==> flow/design.v <==
module rst_synch(clk, rst_n, RST_n);
  input RST_n, clk;
  output rst_n;
  reg ff1, ff2;
  always_ff @(negedge clk, negedge RST_n)
    if (!RST_n) begin
      ff1 <= 1'b0;
      ff2 <= 1'b0;
    end else begin
      ff1 <= 1'b1;
      ff2 <= ff1;
    end
  assign rst_n = ff2;
endmodule
module PWM11(clk, rst_n, duty, PWM_sig);
  input clk, rst_n;
  input[10:0] duty;
  output reg PWM_sig;
  reg[10:0] cnt;
  always_ff @(posedge clk, negedge rst_n)
    if (!rst_n) begin
      cnt <= 1'b0;
      PWM_sig <= 1'b0;
    end else begin
      cnt <= cnt + 1;
      PWM_sig <= cnt < duty;
    end
endmodule
module mtr_drv(clk, rst_n, lft_duty, rght_duty, DIRL, DIRR, PWML, PWMR);
  input clk, rst_n;
  input[11:0] lft_duty, rght_duty;
  output PWML, PWMR, DIRL, DIRR;
  wire[10:0] abs_rght_duty, abs_lft_duty;
  assign DIRR = rght_duty[11];
  assign abs_rght_duty = DIRR ? (~rght_duty[10:0]) : rght_duty[10:0];
  assign DIRL = lft_duty[11];
  assign abs_lft_duty = DIRL ? (~lft_duty[10:0]) : lft_duty[10:0];
  PWM11 rght_PWM(.clk(clk), .rst_n(rst_n), .duty(abs_rght_duty), .PWM_sig(PWMR));
  PWM11 lft_PWM(.clk(clk), .rst_n(rst_n), .duty(abs_lft_duty), .PWM_sig(PWML));
endmodule
module err_compute_DP(clk,en_accum,clr_accum,sub,sel,IR_R0,IR_R1,IR_R2,IR_R3,
                    IR_L0,IR_L1,IR_L2,IR_L3,error);
  input clk;							 
  input en_accum,clr_accum;				 
  input sub;							 
  input [2:0] sel;						 
  input [11:0] IR_R0,IR_R1,IR_R2,IR_R3;  
  input [11:0] IR_L0,IR_L1,IR_L2,IR_L3;  
  output reg signed [15:0] error;	 
	wire [15:0] selected_IR; 
	assign selected_IR = (sel==3'b000) ? {4'h0, IR_R0} :
						(sel==3'b001) ? {4'h0, IR_L0} :
						(sel==3'b010) ? {3'h0, IR_R1, 1'b0} :
						(sel==3'b011) ? {3'h0, IR_L1, 1'b0} :
						(sel==3'b100) ? {2'h0, IR_R2, 2'h0} :
						(sel==3'b101) ? {2'h0, IR_L2, 2'h0} :
						(sel==3'b110) ? {1'b0, IR_R3, 3'h0} :
						{1'b0, IR_L3, 3'h0};
	wire [15:0] selected_IR_comp;
	assign selected_IR_comp = sub ? (~selected_IR + 1'b1) : selected_IR;
	wire [15:0] next_error;
	assign next_error = error + selected_IR_comp;
  always_ff @(posedge clk)
    if (clr_accum)
	  error <= 16'h0000;
	else if (en_accum)
	  error <= next_error;  
endmodule
module err_compute_SM(sel, err_vld, IR_vld, clr_accum, en_accum, clk, rst_n);
	typedef enum reg [1:0] {IDLE, ERR, ACCUM} state_t;
		state_t state, nxt_state;
	input IR_vld, clk, rst_n;
	output logic err_vld, clr_accum, en_accum;
	output logic [2:0] sel;
	logic inc_sel, clr_sel;  
	always_ff @(posedge clk, negedge rst_n)
		if(!rst_n)
			state <= IDLE;
		else
			state <= nxt_state;
	always_ff @(posedge clk, negedge rst_n)
		if(!rst_n)
			sel <= 3'h0;
		else if(clr_sel)
			sel <= 3'h0;
		else if(inc_sel)
			sel <= sel + 1;
	always_comb begin
		nxt_state = IDLE;
		err_vld = 0;
		clr_accum = 0;
		en_accum = 0;
		inc_sel = 0;
		clr_sel = 0;
		case(state)
			IDLE: if(IR_vld) begin  
					nxt_state = ERR;
					clr_accum = 1;  
				end
			ERR: begin
					nxt_state = ACCUM;
					en_accum = 1;  
				end
			ACCUM: if(sel == 3'h7) begin  
					nxt_state = IDLE;
					err_vld = 1;  
					clr_sel = 1;
				end else begin  
					nxt_state = ERR;
					inc_sel = 1;  
				end
			default: nxt_state = IDLE;  
		endcase
	end
endmodule
module err_compute(error, err_vld, IR_vld, clk, rst_n, IR_R0,IR_R1,IR_R2,IR_R3,
                    IR_L0,IR_L1,IR_L2,IR_L3);
	input [11:0] IR_R0,IR_R1,IR_R2,IR_R3;
	input [11:0] IR_L0,IR_L1,IR_L2,IR_L3;
	input IR_vld, clk, rst_n;
	output reg signed [15:0] error;
	output logic err_vld;
	logic en_accum, clr_accum;
	wire [2:0] sel;	
	err_compute_SM sm(.sel(sel), .err_vld(err_vld), .IR_vld(IR_vld), .clr_accum(clr_accum), .en_accum(en_accum), .clk(clk), .rst_n(rst_n));			
	err_compute_DP datapath(.clk(clk),.en_accum(en_accum),.clr_accum(clr_accum),.sub(sel[0]),.sel(sel),.IR_R0(IR_R0),.IR_R1(IR_R1),.IR_R2(IR_R2),.IR_R3(IR_R3),
                    .IR_L0(IR_L0),.IR_L1(IR_L1),.IR_L2(IR_L2),.IR_L3(IR_L3),.error(error));
endmodule
module SPI_mstr16(clk,rst_n,SS_n,SCLK,MOSI,MISO,wrt,cmd,done,rd_data);
  input clk,rst_n;
  input wrt;
  input [15:0] cmd;
  input MISO;
  output reg done;		 
  output reg SS_n;		 
  output SCLK, MOSI;
  output [15:0] rd_data;
  typedef enum reg[1:0] {IDLE, FRNT_PRCH, MAIN, BCK_PRCH} state_t;
  state_t state, nxt_state;
  reg [15:0] shft_reg;
  reg [4:0] sclk_div;
  reg MISO_smpl;
  reg [3:0] bit_cnt;
  logic set_done,initialize,rst_sclk_div,shft,smpl;
  wire SCLK_rise_nxt, SCLK_fall_nxt;
  always @(posedge clk)
    if (initialize)
	  shft_reg <= cmd;
	else if (shft)
	  shft_reg <= {shft_reg[14:0],MISO_smpl};
  assign rd_data = shft_reg;
  assign MOSI = shft_reg[15];
  always @(posedge clk)
    if (smpl)
	  MISO_smpl <= MISO;
  always @(posedge clk)
    if (rst_sclk_div)
	  sclk_div <= 5'b10111;
	else
	  sclk_div <= sclk_div + 1;
  assign SCLK = sclk_div[4];
  assign SCLK_fall_nxt = &sclk_div;
  assign SCLK_rise_nxt = ~sclk_div[4] & &sclk_div[3:0];
  always @(posedge clk)
    if (initialize)
	  bit_cnt <= 4'b0000;
	else if (shft)
	  bit_cnt <= bit_cnt + 1;
  always @(posedge clk,negedge rst_n)
    if (!rst_n)
	  done <= 1'b0;			 
	else if (set_done)
	  done <= 1'b1;
	else if (initialize)
	  done <= 1'b0;
  always @(posedge clk,negedge rst_n)
    if (!rst_n)
	  SS_n <= 1'b1;			 
	else if (set_done)
	  SS_n <= 1'b1;
	else if (initialize)
	  SS_n <= 1'b0;
  always @(posedge clk, negedge	rst_n)
    if (!rst_n)
	  state <= IDLE;
	else
	  state <= nxt_state;
  always_comb begin
    nxt_state = IDLE;
	initialize = 0;
	rst_sclk_div = 0;
	set_done = 0;
	shft = 0;
	smpl = 0;
	case (state)
	  IDLE : begin
	    if (wrt) begin
		  initialize = 1;
		  nxt_state = FRNT_PRCH;
		end	 
        rst_sclk_div = 1;			 
	  end
	  FRNT_PRCH : begin
	    if (SCLK_rise_nxt) begin
		  smpl = 1;
		  nxt_state = MAIN;
		end else
		  nxt_state = FRNT_PRCH;
	  end
	  MAIN : begin
	    smpl = SCLK_rise_nxt;
		shft = SCLK_fall_nxt;
		if (&bit_cnt & SCLK_rise_nxt)
		  nxt_state = BCK_PRCH;
		else
		  nxt_state = MAIN;
	  end
	  BCK_PRCH : begin
	    if (SCLK_fall_nxt) begin
		  rst_sclk_div = 1;			 
		  set_done = 1;
		  shft = 1;
		  nxt_state = IDLE;
		end else
		  nxt_state = BCK_PRCH;  
	  end
	endcase
  end
endmodule
module A2D_intf(res, cnv_cmplt, strt_cnv, chnnl, SS_n, SCLK, MOSI, MISO, clk, rst_n);
typedef enum reg [1:0] {IDLE, CMD1, WAIT, CMD2} state_t;
	state_t state, nxt_state;
input strt_cnv, clk, rst_n;
input [2:0] chnnl;
output logic cnv_cmplt;
output [11:0] res;
input MISO;
output SS_n, SCLK, MOSI;
logic wrt, cmplt;
wire done;
wire [15:0] rd_data;
assign res[11:0] = ~rd_data[11:0];  
SPI_mstr16 spi(.cmd({2'b00, chnnl, 11'h000}), .wrt(wrt), .done(done), .rd_data(rd_data),
				.SS_n(SS_n), .SCLK(SCLK), .MOSI(MOSI), .MISO(MISO), .clk(clk), .rst_n(rst_n));
always_ff @(posedge clk, negedge rst_n)
	if(!rst_n)
		state <= IDLE;
	else
		state <= nxt_state;
always_comb begin
	nxt_state = IDLE;
	wrt = 0;
	cmplt = 0;
	case(state)
		IDLE: if(strt_cnv) begin   
				nxt_state = CMD1;
				wrt = 1;           
			end
		CMD1: if(done)             
				nxt_state = WAIT;
			   else
				nxt_state = CMD1;
		WAIT: begin
				nxt_state = CMD2;  
				wrt = 1;           
			end
		CMD2: if(done) begin       
				nxt_state = IDLE;
				cmplt = 1;         
			end else begin
				nxt_state = CMD2;
			end
		default: nxt_state = IDLE;
	endcase
end
always_ff @(posedge clk, negedge rst_n)
	if(!rst_n) begin
		cnv_cmplt <= 0;
	end else if(strt_cnv) begin  
		cnv_cmplt <= 0;
	end else if(cmplt) begin  
		cnv_cmplt <= 1;
	end
endmodule
module IR_intf(clk, rst_n, IR_R0, IR_R1, IR_R2, IR_R3, IR_L0, IR_L1, IR_L2, IR_L3, IR_en, IR_vld, line_present, SS_n, SCLK, MOSI, MISO);
  localparam LINE_THRES = 12'h040;
  parameter FAST_SIM = 0;
  input MISO, clk, rst_n;
  output reg [11:0] IR_R0, IR_R1, IR_R2, IR_R3, IR_L0, IR_L1, IR_L2, IR_L3;
  output logic IR_en, IR_vld, line_present;
  output SS_n, SCLK, MOSI;
  reg [17:0] tmr;
  reg [11:0] IR_max;
  logic rst_tmr, strt_cnv, clr, EN_R0, EN_R1, EN_R2, EN_R3, EN_L0, EN_L1, EN_L2, EN_L3, inc_chnnl, clr_chnnl;
  logic [2:0] chnnl;
  wire nxt_round, settled, cnv_cmplt;
  wire [11:0] res;
  typedef enum reg [2:0] { IDLE, WAIT_TMR, IR_SETTLE, START_CNV, WAIT_CNV } state_t;
  state_t state, next_state;
  A2D_intf a2d(.clk(clk), .rst_n(rst_n), .chnnl(chnnl), .strt_cnv(strt_cnv), .SS_n(SS_n), .SCLK(SCLK), .MOSI(MOSI), .MISO(MISO), .cnv_cmplt(cnv_cmplt), .res(res));
  always_ff @(posedge clk)
    if (EN_R0)
      IR_R0 <= res;
  always_ff @(posedge clk)
    if (EN_R1)
      IR_R1 <= res;
  always_ff @(posedge clk)
    if (EN_R2)
      IR_R2 <= res;
  always_ff @(posedge clk)
    if (EN_R3)
      IR_R3 <= res;
  always_ff @(posedge clk)
    if (EN_L0)
      IR_L0 <= res;
  always_ff @(posedge clk)
    if (EN_L1)
      IR_L1 <= res;
  always_ff @(posedge clk)
    if (EN_L2)
      IR_L2 <= res;
  always_ff @(posedge clk)
    if (EN_L3)
      IR_L3 <= res;
  always_ff @(posedge clk, negedge rst_n)
	if(!rst_n)
	  chnnl <= 3'b000;
    else if (clr_chnnl)
      chnnl <= 3'b000;
    else if (inc_chnnl)
      chnnl <= chnnl + 1;
  always_ff @(posedge clk, negedge rst_n)
  	if(!rst_n)
	  tmr <= 18'h00000;
    else if (rst_tmr)
      tmr <= 18'h00000;
    else
      tmr <= tmr + 1;
  always_ff @(posedge clk, negedge rst_n)
    if (!rst_n)
      state <= IDLE;
    else
      state <= next_state;
  always_ff @(posedge clk, negedge rst_n)
    if (!rst_n)
      line_present <= 1'b0;
    else if (IR_vld) begin
      if (IR_max > LINE_THRES)
        line_present <= 1'b1;
      else
        line_present <= 1'b0;
    end
  always_ff @(posedge clk,negedge rst_n)
    if(!rst_n)
      IR_max <= 12'h000;
    else if (clr)
      IR_max <= 12'h000;
    else if (cnv_cmplt && res > IR_max)
      IR_max <= res;
  always_comb begin
	next_state = IDLE;
    clr = 0;
    IR_en = 0;
    IR_vld = 0;
    rst_tmr = 0;
    strt_cnv = 0;
    inc_chnnl = 0;
    clr_chnnl = 0;
    EN_R0 = 0;
    EN_R1 = 0;
    EN_R2 = 0;
    EN_R3 = 0;
    EN_L0 = 0;
    EN_L1 = 0;
    EN_L2 = 0;
    EN_L3 = 0;
    case(state)
      default : begin
        clr = 1;
        rst_tmr = 1;
        next_state = WAIT_TMR;
      end
      WAIT_TMR : if (nxt_round) begin
        rst_tmr = 1;
        next_state = IR_SETTLE;
        clr = 1;
      end else begin
        clr = 1;
        next_state = WAIT_TMR;
      end
      IR_SETTLE : if (settled) begin
        IR_en = 1;
        clr_chnnl = 1;
        next_state = START_CNV;
      end else begin
        IR_en = 1;
        next_state = IR_SETTLE;
      end
      START_CNV : begin
        IR_en = 1;
        strt_cnv = 1;
        next_state = WAIT_CNV;
      end
      WAIT_CNV : if (cnv_cmplt) begin
        case (chnnl)
          3'b001 : EN_R1 = 1;
          3'b010 : EN_R2 = 1;
          3'b011 : EN_R3 = 1;
          3'b100 : EN_L0 = 1;
          3'b101 : EN_L1 = 1;
          3'b110 : EN_L2 = 1;
          3'b111 : EN_L3 = 1;
          default : EN_R0 = 1;
        endcase
        inc_chnnl = 1;
        if (chnnl == 3'b111) begin
		      rst_tmr = 1;
          IR_vld = 1;
          next_state = IDLE;
        end else begin
          IR_en = 1;
          next_state = START_CNV;
        end
      end else begin
        IR_en = 1;
        next_state = WAIT_CNV;
      end
    endcase
  end
  generate 
    if (FAST_SIM) begin
      assign nxt_round = &tmr[13:0];
      assign settled = &tmr[10:0];
    end else begin
      assign nxt_round = &tmr;
      assign settled = &tmr[11:0];
    end 
  endgenerate
endmodule
module PID(lft_speed, rght_speed, moving, error, err_vld, go, line_present, clk, rst_n);
	parameter FAST_SIM = 0;       
	localparam P_coeff = 7'h06;   
	localparam I_coeff = 7'h01;   
	localparam D_coeff = 7'h38;   
	output [11:0] lft_speed;      
	output [11:0] rght_speed;     
	output wire moving;           
	input [15:0] error;
	input err_vld, go, line_present;
	input clk, rst_n;
	reg [10:0] FRWRD;             
	reg signed [14:0] P_term;
	reg signed [9:0] I_term;
	reg signed [14:0] D_term;
	reg signed [14:0] P_term_flopped;
	reg signed [9:0] I_term_flopped;
	reg signed [14:0] D_term_flopped;
	wire signed [14:0] PID;
	wire [11:0] FRWRD_sum;
	wire [11:0] FRWRD_diff;
	wire incr_en;
	assign PID = go ? (P_term_flopped + {{5{I_term_flopped[9]}},I_term_flopped} + D_term_flopped) : 15'h0000;
	assign moving = (FRWRD > 11'h080) ? 1'b1 : 1'b0;  
	assign lft_speed = moving ? FRWRD_sum : {1'b0, FRWRD};  
	assign rght_speed = moving ? FRWRD_diff : {1'b0, FRWRD};  
	assign FRWRD_sum = {1'b0, FRWRD} + PID[14:3];  
	assign FRWRD_diff = {1'b0, FRWRD} - PID[14:3];
	assign incr_en = err_vld && ~&FRWRD[9:8];  
	always_ff @(posedge clk) begin
		P_term_flopped <= P_term;
		I_term_flopped <= I_term;  
		D_term_flopped <= D_term;
	end
	generate
		if(FAST_SIM) begin
			always_ff @(posedge clk, negedge rst_n)
				if(!rst_n)
					FRWRD <= 11'h000;
				else if(!go)
					FRWRD <= 11'h000;
				else if(incr_en)
					FRWRD <= FRWRD + 6'h20;
		end else begin
			always_ff @(posedge clk, negedge rst_n)
				if(!rst_n)
					FRWRD <= 11'h000;
				else if(!go)
					FRWRD <= 11'h000;
				else if(incr_en)
					FRWRD <= FRWRD + 6'h04;
		end
	endgenerate
	wire signed [10:0] err_sat;
	assign err_sat = (!error[15] && |error[14:10]) ? 11'h3ff :
						(error[15] && ~&error[14:10]) ? 11'h400 :
						error[10:0];
	assign P_term = $signed(P_coeff)*err_sat;  
	logic [10:0] err_sat_flopped, prev_err;
	wire [10:0] D_diff;
	wire signed [7:0] D_diff_sat;
	always_ff @(posedge clk, negedge rst_n)
		if(!rst_n) begin
			err_sat_flopped <= 11'h000;
			prev_err <= 11'h000;
		end else if(err_vld) begin
			err_sat_flopped <= err_sat;
			prev_err <= err_sat_flopped;
		end
	assign D_diff = err_sat - prev_err;
	assign D_diff_sat = (!D_diff[10] && |D_diff[9:7]) ? 8'h7f :
						(D_diff[10] && ~&D_diff[9:7]) ? 8'h80 :
						D_diff[7:0];
	assign D_term = $signed(D_coeff)*D_diff_sat;
	logic signed [15:0] integrator;
    logic [15:0] ext_err_sat;  
    logic [15:0] temp_sum;  
    logic [15:0] res_sum;  
    logic overflow_sel;  
    logic res_sel;  
    assign ext_err_sat = { {5{err_sat[10]}}, err_sat[10:0] };
    assign temp_sum = integrator + ext_err_sat;  
    assign res_sum = (~overflow_sel && err_vld) ? temp_sum : integrator;  
	assign I_term = $signed(I_coeff)*integrator[15:6];
    always_ff @(posedge clk, negedge rst_n)
        if (!rst_n)
            integrator <= 0;
        else if (res_sel)
            integrator <= 0;
        else
            integrator <= res_sum;
    always_comb begin
        overflow_sel = 0;
        if (ext_err_sat[15] == integrator[15] && ext_err_sat[15] != temp_sum[15]) begin
            overflow_sel = 1;
        end
    end
    logic prev_line;  
    always_ff @(posedge clk, negedge rst_n)
        if (!rst_n) 
            prev_line <= 0;
        else
            prev_line <= line_present;
    logic pos_edge;  
    assign pos_edge = (prev_line == 0) && (line_present == 1);
    assign res_sel = pos_edge | (~go) | (~moving);
endmodule
module UART_rcv(rdy, rx_data, clr_rdy, RX, clk, rst_n);
typedef enum reg [1:0] {IDLE, START, RXS} state_t;
	state_t state, nxt_state;
input clk, rst_n;
input clr_rdy;
output [7:0] rx_data;
input RX;
output reg rdy;
reg [12:0] baud_cnt;
reg [3:0] bit_cnt;
reg [8:0] rx_shft_reg;
reg RX_metastable, RX_stable, RX_previous;
reg start, shift, receiving, set_rdy;  
always_ff @(posedge clk)
	if(start)
		bit_cnt <= 4'h0;
	else if(shift)
		bit_cnt <= bit_cnt+1;
always_ff @(posedge clk)
	if(start)
		baud_cnt <= 13'h0000;
	else if(shift)
		baud_cnt <= 13'h0000;
	else if(receiving)
		baud_cnt <= baud_cnt+1;
assign shift = (baud_cnt == 13'h1458);  
always_ff @(posedge clk)
	RX_metastable <= RX;
always_ff @(posedge clk) begin
	RX_stable <= RX_metastable;
	RX_previous <= RX_stable;  
end
always_ff @(posedge clk)
	if(shift)
		rx_shft_reg <= {RX_stable, rx_shft_reg} >> 1;  
assign rx_data = rx_shft_reg;
always_ff @(posedge clk, negedge rst_n)
	if(!rst_n)
		rdy <= 1'b0;
	else if(clr_rdy || start)
		rdy <= 1'b0;
	else if(set_rdy)
		rdy <= 1'b1;
always_ff @(posedge clk, negedge rst_n)
	if(!rst_n)
		state <= IDLE;
	else
		state <= nxt_state;
always_comb begin
	nxt_state = IDLE;
	start = 0;
	receiving = 0;
	set_rdy = 0;
	case(state)
		IDLE: if(!RX_stable && RX_previous) begin  
				nxt_state = START;
				start = 1;
			end
		START: begin
			nxt_state = RXS;
			receiving = 1;
			end
		RXS: if(bit_cnt == 4'h9) begin  
				nxt_state = IDLE;
				set_rdy = 1;
			end else begin
				nxt_state = RXS;
				receiving = 1;
			end
		default: nxt_state = IDLE;  
	endcase
end
endmodule
module UART_wrapper(cmd_rdy, clr_cmd_rdy, cmd, RX, clk, rst_n);
typedef enum reg [1:0] {BYTE1, BYTE2} state_t;
	state_t state, nxt_state;
input clr_cmd_rdy, RX, clk, rst_n;
output logic [15:0] cmd;
output logic cmd_rdy;
wire rx_rdy;
wire [7:0] rx_data;
logic clr_rx_rdy, set_cmd_rdy, shft_byte;
UART_rcv UART_rx(.clk(clk),.rst_n(rst_n),.RX(RX),.rdy(rx_rdy),.rx_data(rx_data),.clr_rdy(clr_rx_rdy));
always_ff @(posedge clk)
	if(shft_byte)
		cmd <= {cmd[7:0],rx_data[7:0]};  
always_ff @(posedge clk, negedge rst_n)
	if(!rst_n)
		state <= BYTE1;
	else
		state <= nxt_state;
always_comb begin
	nxt_state = BYTE1;
	clr_rx_rdy = 0;
	shft_byte = 0;
	set_cmd_rdy = 0;
	case(state)
		BYTE1: if(rx_rdy) begin  
			shft_byte = 1;  
			clr_rx_rdy = 1;  
			nxt_state = BYTE2;
		end
		BYTE2: if(rx_rdy) begin  
			shft_byte = 1;  
			clr_rx_rdy = 1;  
			set_cmd_rdy = 1;  
			nxt_state = BYTE1;
		end else
			nxt_state = BYTE2;
		default: nxt_state = BYTE1;
	endcase
end
always_ff @(posedge clk, negedge rst_n)
	if(!rst_n)
		cmd_rdy <= 0;
	else if(clr_cmd_rdy)
		cmd_rdy <= 0;
	else if(set_cmd_rdy)
		cmd_rdy <= 1;
endmodule
module cmd_proc(clk,rst_n,BMPL_n,BMPR_n,go,err_opn_lp,line_present,buzz,RX);
input clk,rst_n,BMPL_n,BMPR_n,RX,line_present;
output logic go;
output logic buzz;
output reg [15:0] err_opn_lp;
logic last_veer_right, nxt_cmd, cmd_rdy, cap_cmd, rst_tmr;
logic [15:0] cmd;
logic [1:0] cmd_reg;
logic [15:0] cmd_shft_reg;
logic [25:0] tmr;
logic REV_tmr1, REV_tmr2, BMP_DBNC_tmr;
logic shft;
logic en_buzz;
logic [14:0] buzz_cntr;
parameter FAST_SIM = 0;
UART_wrapper UART(.cmd(cmd), .cmd_rdy(cmd_rdy), .clr_cmd_rdy(cap_cmd), .RX(RX), .clk(clk), .rst_n(rst_n));
always_ff @(posedge clk, negedge rst_n)begin 
	if(!rst_n)
		cmd_shft_reg[15:0] <= 16'h0000;
	else if(cap_cmd) begin 
		cmd_shft_reg[15:0] <= cmd[15:0];
	end else if(shft) begin 
		cmd_shft_reg[15:0] <= {2'b0 , cmd_shft_reg[15:2]}; 
	end 
end 
assign cmd_reg[1:0] = cmd_shft_reg[1:0];
always_ff@(posedge clk, negedge rst_n) begin 
	if(!rst_n)
		buzz_cntr <= 15'b000000000000000;
	else if(en_buzz)
		buzz_cntr <= buzz_cntr + 1;
end 
assign buzz = buzz_cntr[14];
always_ff @(posedge clk, negedge rst_n) begin 
	if(!rst_n)
		last_veer_right <= 0;
	else if(nxt_cmd)
		last_veer_right <= cmd_reg[0];
end 
always_ff @(posedge clk, negedge rst_n) begin
	if(!rst_n)
		tmr <= 0;
	else if(rst_tmr)
		tmr <= 0;
	else
		tmr <= tmr + 1;
end 
typedef enum reg [3:0] { IDLE, READY, CLR_GO, ASSERT_ERR_OPN_LP_1,ASSERT_ERR_OPN_LP_2, RST_ERR_OPN_LP, ASSERT_LFT_RGHT_ERR,BUZZ_100MS, BUZZ, REGULAR_VEER} state_t;
state_t state, next_state;
  always_ff @(posedge clk, negedge rst_n)
    if (!rst_n)
      state <= IDLE;
    else
      state <= next_state;
assign shft = nxt_cmd;
always_comb begin 
	next_state = IDLE;
	nxt_cmd = 0;
	cap_cmd = 0;
	err_opn_lp = 0;
	go = 0;
	rst_tmr = 0;
	en_buzz = 0;
	case (state) 
	IDLE : begin 
		if(cmd_rdy && line_present) begin 
			next_state = READY;
			cap_cmd = 1;
			go = 1;
		end else
			next_state = IDLE;
	end 
	READY : begin
		cap_cmd = 0;
		if(line_present) begin 
			if(!BMPL_n || !BMPR_n) begin 
				go = 0;
				rst_tmr = 1;
				en_buzz = 1;
				next_state = BUZZ_100MS;
				if(BMPL_n && BMPR_n)
					next_state = READY;
				else
					next_state = BUZZ;
			end else begin
				go = 1;
				next_state = READY;
			end
		end else if(cmd_shft_reg[1:0] == 2'b11) begin 
			go = 0;
			rst_tmr = 1;
			next_state = ASSERT_ERR_OPN_LP_1;
		end else if(|cmd_shft_reg[1:0]) begin
			go = 1;
			rst_tmr = 1;
			next_state = REGULAR_VEER;
		end else begin 
			go = 0;
			rst_tmr = 1;
			next_state = IDLE;
		end 
	end
	REGULAR_VEER : begin
		go = 1;
		if(cmd_shft_reg[0]) begin
			err_opn_lp = 16'h340;
			next_state = REGULAR_VEER;
		end else begin
			err_opn_lp = -16'h340;
			next_state = REGULAR_VEER;
		end 
		if(line_present) begin 
			nxt_cmd = 1;
			next_state = READY;
		end else
			next_state = REGULAR_VEER;
	end
	ASSERT_ERR_OPN_LP_1 : begin 
		go = 1;
		if(!last_veer_right) begin 
			if(!REV_tmr1) begin 
				err_opn_lp = -16'h1E0;
				next_state = ASSERT_ERR_OPN_LP_1;
			end else begin 
				go = 0;
				rst_tmr = 1;
				next_state = ASSERT_ERR_OPN_LP_2;
			end 
		end else begin 
			if(!REV_tmr1) begin 
				err_opn_lp = 16'h1E0;
				next_state = ASSERT_ERR_OPN_LP_1;
			end else begin 
				go = 0;
				rst_tmr = 1;
				next_state = ASSERT_ERR_OPN_LP_2;
			end 
		end
	end 
	ASSERT_ERR_OPN_LP_2 : begin 
		go = 1;
		if(!last_veer_right) begin 
			if(!REV_tmr2) begin 
				err_opn_lp = 16'h380;
				next_state = ASSERT_ERR_OPN_LP_2;
			end else begin 
				rst_tmr = 1;
				next_state = RST_ERR_OPN_LP;
			end 
		end else begin 
			if(!REV_tmr2) begin 
				err_opn_lp = -16'h380;
				next_state = ASSERT_ERR_OPN_LP_2;
			end else begin 
				rst_tmr = 1;
				next_state = RST_ERR_OPN_LP;
			end 
		end
	end 
	RST_ERR_OPN_LP : begin
		go = 1; 
		err_opn_lp = 0;
		if(line_present) begin
			nxt_cmd = 1;
			next_state = READY;
		end	else
			next_state = RST_ERR_OPN_LP;
	end 
	BUZZ_100MS : begin
		en_buzz = 1;
		if(BMP_DBNC_tmr) begin 
			if(BMPL_n && BMPR_n) begin 
				en_buzz = 0;
				next_state = READY;
			end else begin 
				next_state = BUZZ;
			end
		end else
			next_state = BUZZ_100MS;
	end 
	BUZZ : begin
		en_buzz = 1;
		if(BMPL_n && BMPR_n) begin 
			en_buzz = 0;
			next_state = READY;
		end else begin 
			next_state = BUZZ;
		end
	end 
	endcase
end 
 generate 
    if (FAST_SIM) begin
      assign REV_tmr1 = tmr[20:16] == 5'h0A ? 1'b1 : 1'b0;
      assign REV_tmr2 = tmr[20:16] == 5'h10 ? 1'b1 : 1'b0;
	  assign BMP_DBNC_tmr = &tmr[16:0];
    end else begin
      assign REV_tmr1 = tmr[20:16] == 5'h16 ? 1'b1 : 1'b0;
      assign REV_tmr2 = tmr[25:21] == 5'h1F ? 1'b1 : 1'b0;
	  assign BMP_DBNC_tmr = &tmr[21:0];
    end 
  endgenerate
endmodule 
module MazeRunner(clk,RST_n,SS_n,MOSI,MISO,SCLK,PWMR,PWML,
                  DIRR,DIRL,IR_EN,BMPL_n,BMPR_n,buzz,
				  buzz_n,RX,LED);
  input clk;		 
  input RST_n;		 
  output SS_n;		 
  output MOSI;		 
  output SCLK;		 
  input MISO;		 
  output PWMR;		 
  output PWML;		 
  output DIRR;		 
  output DIRL;		 
  output IR_EN;		 
  input BMPL_n;		 
  input BMPR_n;		 
  output buzz;		 
  output buzz_n;
  input RX;			 
  output [7:0] LED;	 
  wire rst_n;		 
  wire send_resp;	 
  wire cmd_rdy;		 
  wire [15:0] cmd;	 
  wire clr_cmd_rdy;	 
  wire [11:0] IR_R0,IR_R1,IR_R2,IR_R3;
  wire [11:0] IR_L0,IR_L1,IR_L2,IR_L3;
  wire moving;
  wire IR_vld;					 
  wire line_present;		 
  wire err_vld;				 
  wire go;
  wire [15:0] err_raw;		 
  wire [15:0] err_opn_lp;	 
  wire [15:0] error;		 
  wire signed [11:0] lft_spd,rght_spd;
  wire bmp_raw;				 
  localparam FAST_SIM = 1;		 
  rst_synch iRST(.clk(clk),.RST_n(RST_n),.rst_n(rst_n));
  mtr_drv iDRV(.clk(clk), .rst_n(rst_n), .lft_duty(lft_spd), .rght_duty(rght_spd), .DIRL(DIRL), .DIRR(DIRR), .PWML(PWML), .PWMR(PWMR));
  IR_intf #(.FAST_SIM(FAST_SIM)) iINTF(.clk(clk), .rst_n(rst_n), .IR_R0(IR_R0), .IR_R1(IR_R1), .IR_R2(IR_R2), .IR_R3(IR_R3), .IR_L0(IR_L0), .IR_L1(IR_L1), .IR_L2(IR_L2), .IR_L3(IR_L3), .IR_en(IR_EN), .IR_vld(IR_vld), .line_present(line_present), .SS_n(SS_n), .SCLK(SCLK), .MOSI(MOSI), .MISO(MISO));
  err_compute iERR(.error(err_raw), .err_vld(err_vld), .IR_R0(IR_R0), .IR_L0(IR_L0), .IR_R1(IR_R1), .IR_L1(IR_L1), .IR_R2(IR_R2), .IR_L2(IR_L2), .IR_R3(IR_R3), .IR_L3(IR_L3), .IR_vld(IR_vld), .clk(clk), .rst_n(rst_n));
  cmd_proc #(FAST_SIM) iCMDPROC(.clk(clk), .rst_n(rst_n), .BMPL_n(BMPL_n), .BMPR_n(BMPR_n), .go(go), .err_opn_lp(err_opn_lp), .line_present(line_present), .buzz(buzz), .RX(RX));
  assign buzz_n = ~buzz;
  assign error = (line_present) ? err_raw : err_opn_lp;	 
  PID #(.FAST_SIM(FAST_SIM)) iPID(.clk(clk), .rst_n(rst_n), .lft_speed(lft_spd), .rght_speed(rght_spd), .moving(moving), .error(error), .err_vld(err_vld), .go(go), .line_present(line_present));
  assign LED = 0;  
endmodule
# From RTL to reports: MazeRunner

The steps from the RTL of MazeRunner to its reports follow in flow order.
Line numbers count from 1 in the design file above.
Operators carry their Yosys type and port widths (W data, S select, Z words).
A cell with -- has no value.

Design top: MazeRunner
Clock input: clk
Library: sky130hd
Library corner: tt_025C_1v80

# Word-level counts

Yosys after proc, flatten, opt, wreduce and memory -nomap, before mapping. Memory bits, and registers merged into a memory's read port (data or address), are not among the register bits. Print and check cells are not counted.

Register bits after elaboration: 411
Bits of input ports: 6
Word-level cells: 378

$add $sub $neg: 20
Multiply operators: 2
$lt $le $gt $ge: 5
Eq/ne operators: 44
Mux-type cells: 172
Bitwise logic cells: 14
Reduce/logical cells: 65

Operators with widths:

| cell                    | count |
| $mux W16                | 12 |
| $mux W15                | 8 |
| $mux W1                 | 93 |
| $mux W11                | 6 |
| $mul A4 B8 Y12 const A  | 1 |
| $pmux W16 S3            | 1 |
| $mux W12                | 4 |
| $mul A3 B11 Y14 const A | 1 |
| $add A16 B16 Y16        | 2 |
| $pmux W4 S8             | 1 |
| $add A15 B15 Y15        | 2 |
| $mux W4                 | 7 |
| $eq A3 B3 Y1 const B    | 9 |
| $add A26 B1 Y26 const B | 1 |
| $mux W26                | 1 |
| $add A11 B1 Y11 const B | 2 |
| $lt A11 B11 Y1          | 2 |
| $not A11 Y11            | 2 |
| $pmux W1 S3             | 7 |
| $mux W3                 | 7 |
| $reduce_bool A2 Y1      | 10 |
| $add A18 B1 Y18 const B | 1 |
| $reduce_or A2 Y1        | 9 |
| $eq A3 B2 Y1 const B    | 6 |
| $reduce_or A3 Y1        | 6 |
| $mux W18                | 1 |
| $reduce_and A17 Y1      | 1 |
| $not A15 Y16            | 1 |

Not listed: further kinds 55, cells in them 118.

# Longest topological paths

Depth = most cells in a row (Yosys ltp): at word level without a register or memory, in the mapped netlist without a sequential cell, where the memories' decode and read muxes count.

Word-level depth: 19
ABC_AREA: 1
Depth in mapped cells: 37

# Mapped cells and area

Source: synth_stat.txt of the flow (Yosys; design flattened, memories mapped). It holds for the ABC_AREA given above (unset counts as 0); a run with the other value may have another netlist.

Cell types:

| cell                      | count |
| sky130_fd_sc_hd__dfrtp_1  | 181 |
| sky130_fd_sc_hd__edfxtp_1 | 125 |
| sky130_fd_sc_hd__ha_1     | 163 |
| sky130_fd_sc_hd__dfxtp_1  | 93 |
| sky130_fd_sc_hd__nand2_1  | 463 |
| sky130_fd_sc_hd__inv_1    | 376 |
| sky130_fd_sc_hd__o21ai_0  | 175 |
| sky130_fd_sc_hd__a21oi_1  | 161 |
| sky130_fd_sc_hd__xor2_1   | 86 |
| sky130_fd_sc_hd__nor2_1   | 168 |
| sky130_fd_sc_hd__nand3_1  | 109 |
| sky130_fd_sc_hd__fa_1     | 22 |
| sky130_fd_sc_hd__xnor2_1  | 40 |
| sky130_fd_sc_hd__dfstp_2  | 8 |
| sky130_fd_sc_hd__nor3_1   | 41 |
| sky130_fd_sc_hd__nand4_1  | 30 |
| sky130_fd_sc_hd__nor3b_1  | 18 |
| sky130_fd_sc_hd__clkbuf_1 | 31 |

Other cell types: 53; their cells: 234.

Cell count: 2524
Chip area (Yosys): 0.0223527 mm^2
Mapped flip-flops: 409

Design MazeRunner on sky130hd. What follows are 3 stored runs of the flow, each under its own settings; their order means nothing. The constraints put input and output delay at 20% of the set period each and load the outputs with 0.01 pF.
By "achieved clock period" is meant the clock period of the run minus its worst setup slack. This is arithmetic on one report: input and output delays are still those of the set period (20% each).
"critical path time": the worst setup path's part of the clock period (all of it between registers, 20% less for each end at a port) less its slack. A launch clock that arrives late makes it longer, a capture clock that arrives late makes it shorter.
By "overall power" is meant OpenSTA's value without simulated activity: inputs other than the clock are taken to toggle once in ten clock periods, and the tool carries that through the logic.
Settings: - = not set for that run.

| name                                     | run A           | run B           | run C           |
| ABC_AREA                                 | 1               | -               | -               |
| CELL_PAD_IN_SITES_DETAIL_PLACEMENT       | 2               | -               | -               |
| CELL_PAD_IN_SITES_GLOBAL_PLACEMENT       | 1               | -               | -               |
| CORE_UTILIZATION                         | 16              | 40              | 40              |
| CTS_CLUSTER_DIAMETER                     | 77              | -               | -               |
| CTS_CLUSTER_SIZE                         | 40              | -               | -               |
| GPL_ROUTABILITY_DRIVEN                   | 0               | 0               | -               |
| GPL_TIMING_DRIVEN                        | 0               | -               | -               |
| HOLD_SLACK_MARGIN                        | 0.19            | -               | -               |
| MAX_ROUTING_LAYER                        | met5            | -               | -               |
| MIN_ROUTING_LAYER                        | met2            | -               | -               |
| PLACE_DENSITY                            | 0.57            | -               | 0.6             |
| SETUP_SLACK_MARGIN                       | -0.12           | -0.12           | -               |
| SLEW_MARGIN                              | 5               | 20              | 20              |
| TNS_END_PERCENT                          | 55              | -               | -               |
| period_ns                                | 13.5            | 10.0            | 10.0            |
| CAP_MARGIN                               | 20              | 20              | 20              |
| CORE_MARGIN                              | 2               | 2               | 2               |
| area of the die (mm^2)                   | 0.14271         | 0.0569204       | 0.0569204       |
| chip area after synthesis (Yosys) (mm^2) | 0.0223527       | 0.0220111       | 0.0220111       |
| total negative slack (ns)                | 0.000           | 0.000           | 0.000           |
| overall power (mW)                       | 2.365           | 3.563           | 3.467           |
| critical path time (ns)                  | 4.74            | 3.68            | 3.75            |
| kind of the worst setup path             | input -> output | input -> output | input -> output |
| smallest setup slack (ns)                | 3.360           | 2.316           | 2.248           |
| final worst hold slack (ns)              | 0.303           | 0.305           | 0.305           |
| achieved clock period (ns)               | 10.140          | 7.684           | 7.752           |
| standard-cell area after layout (mm^2)   | 0.0263953       | 0.024526        | 0.0244159       |
| final design utilization (%)             | 19.0            | 45.3            | 45.1            |
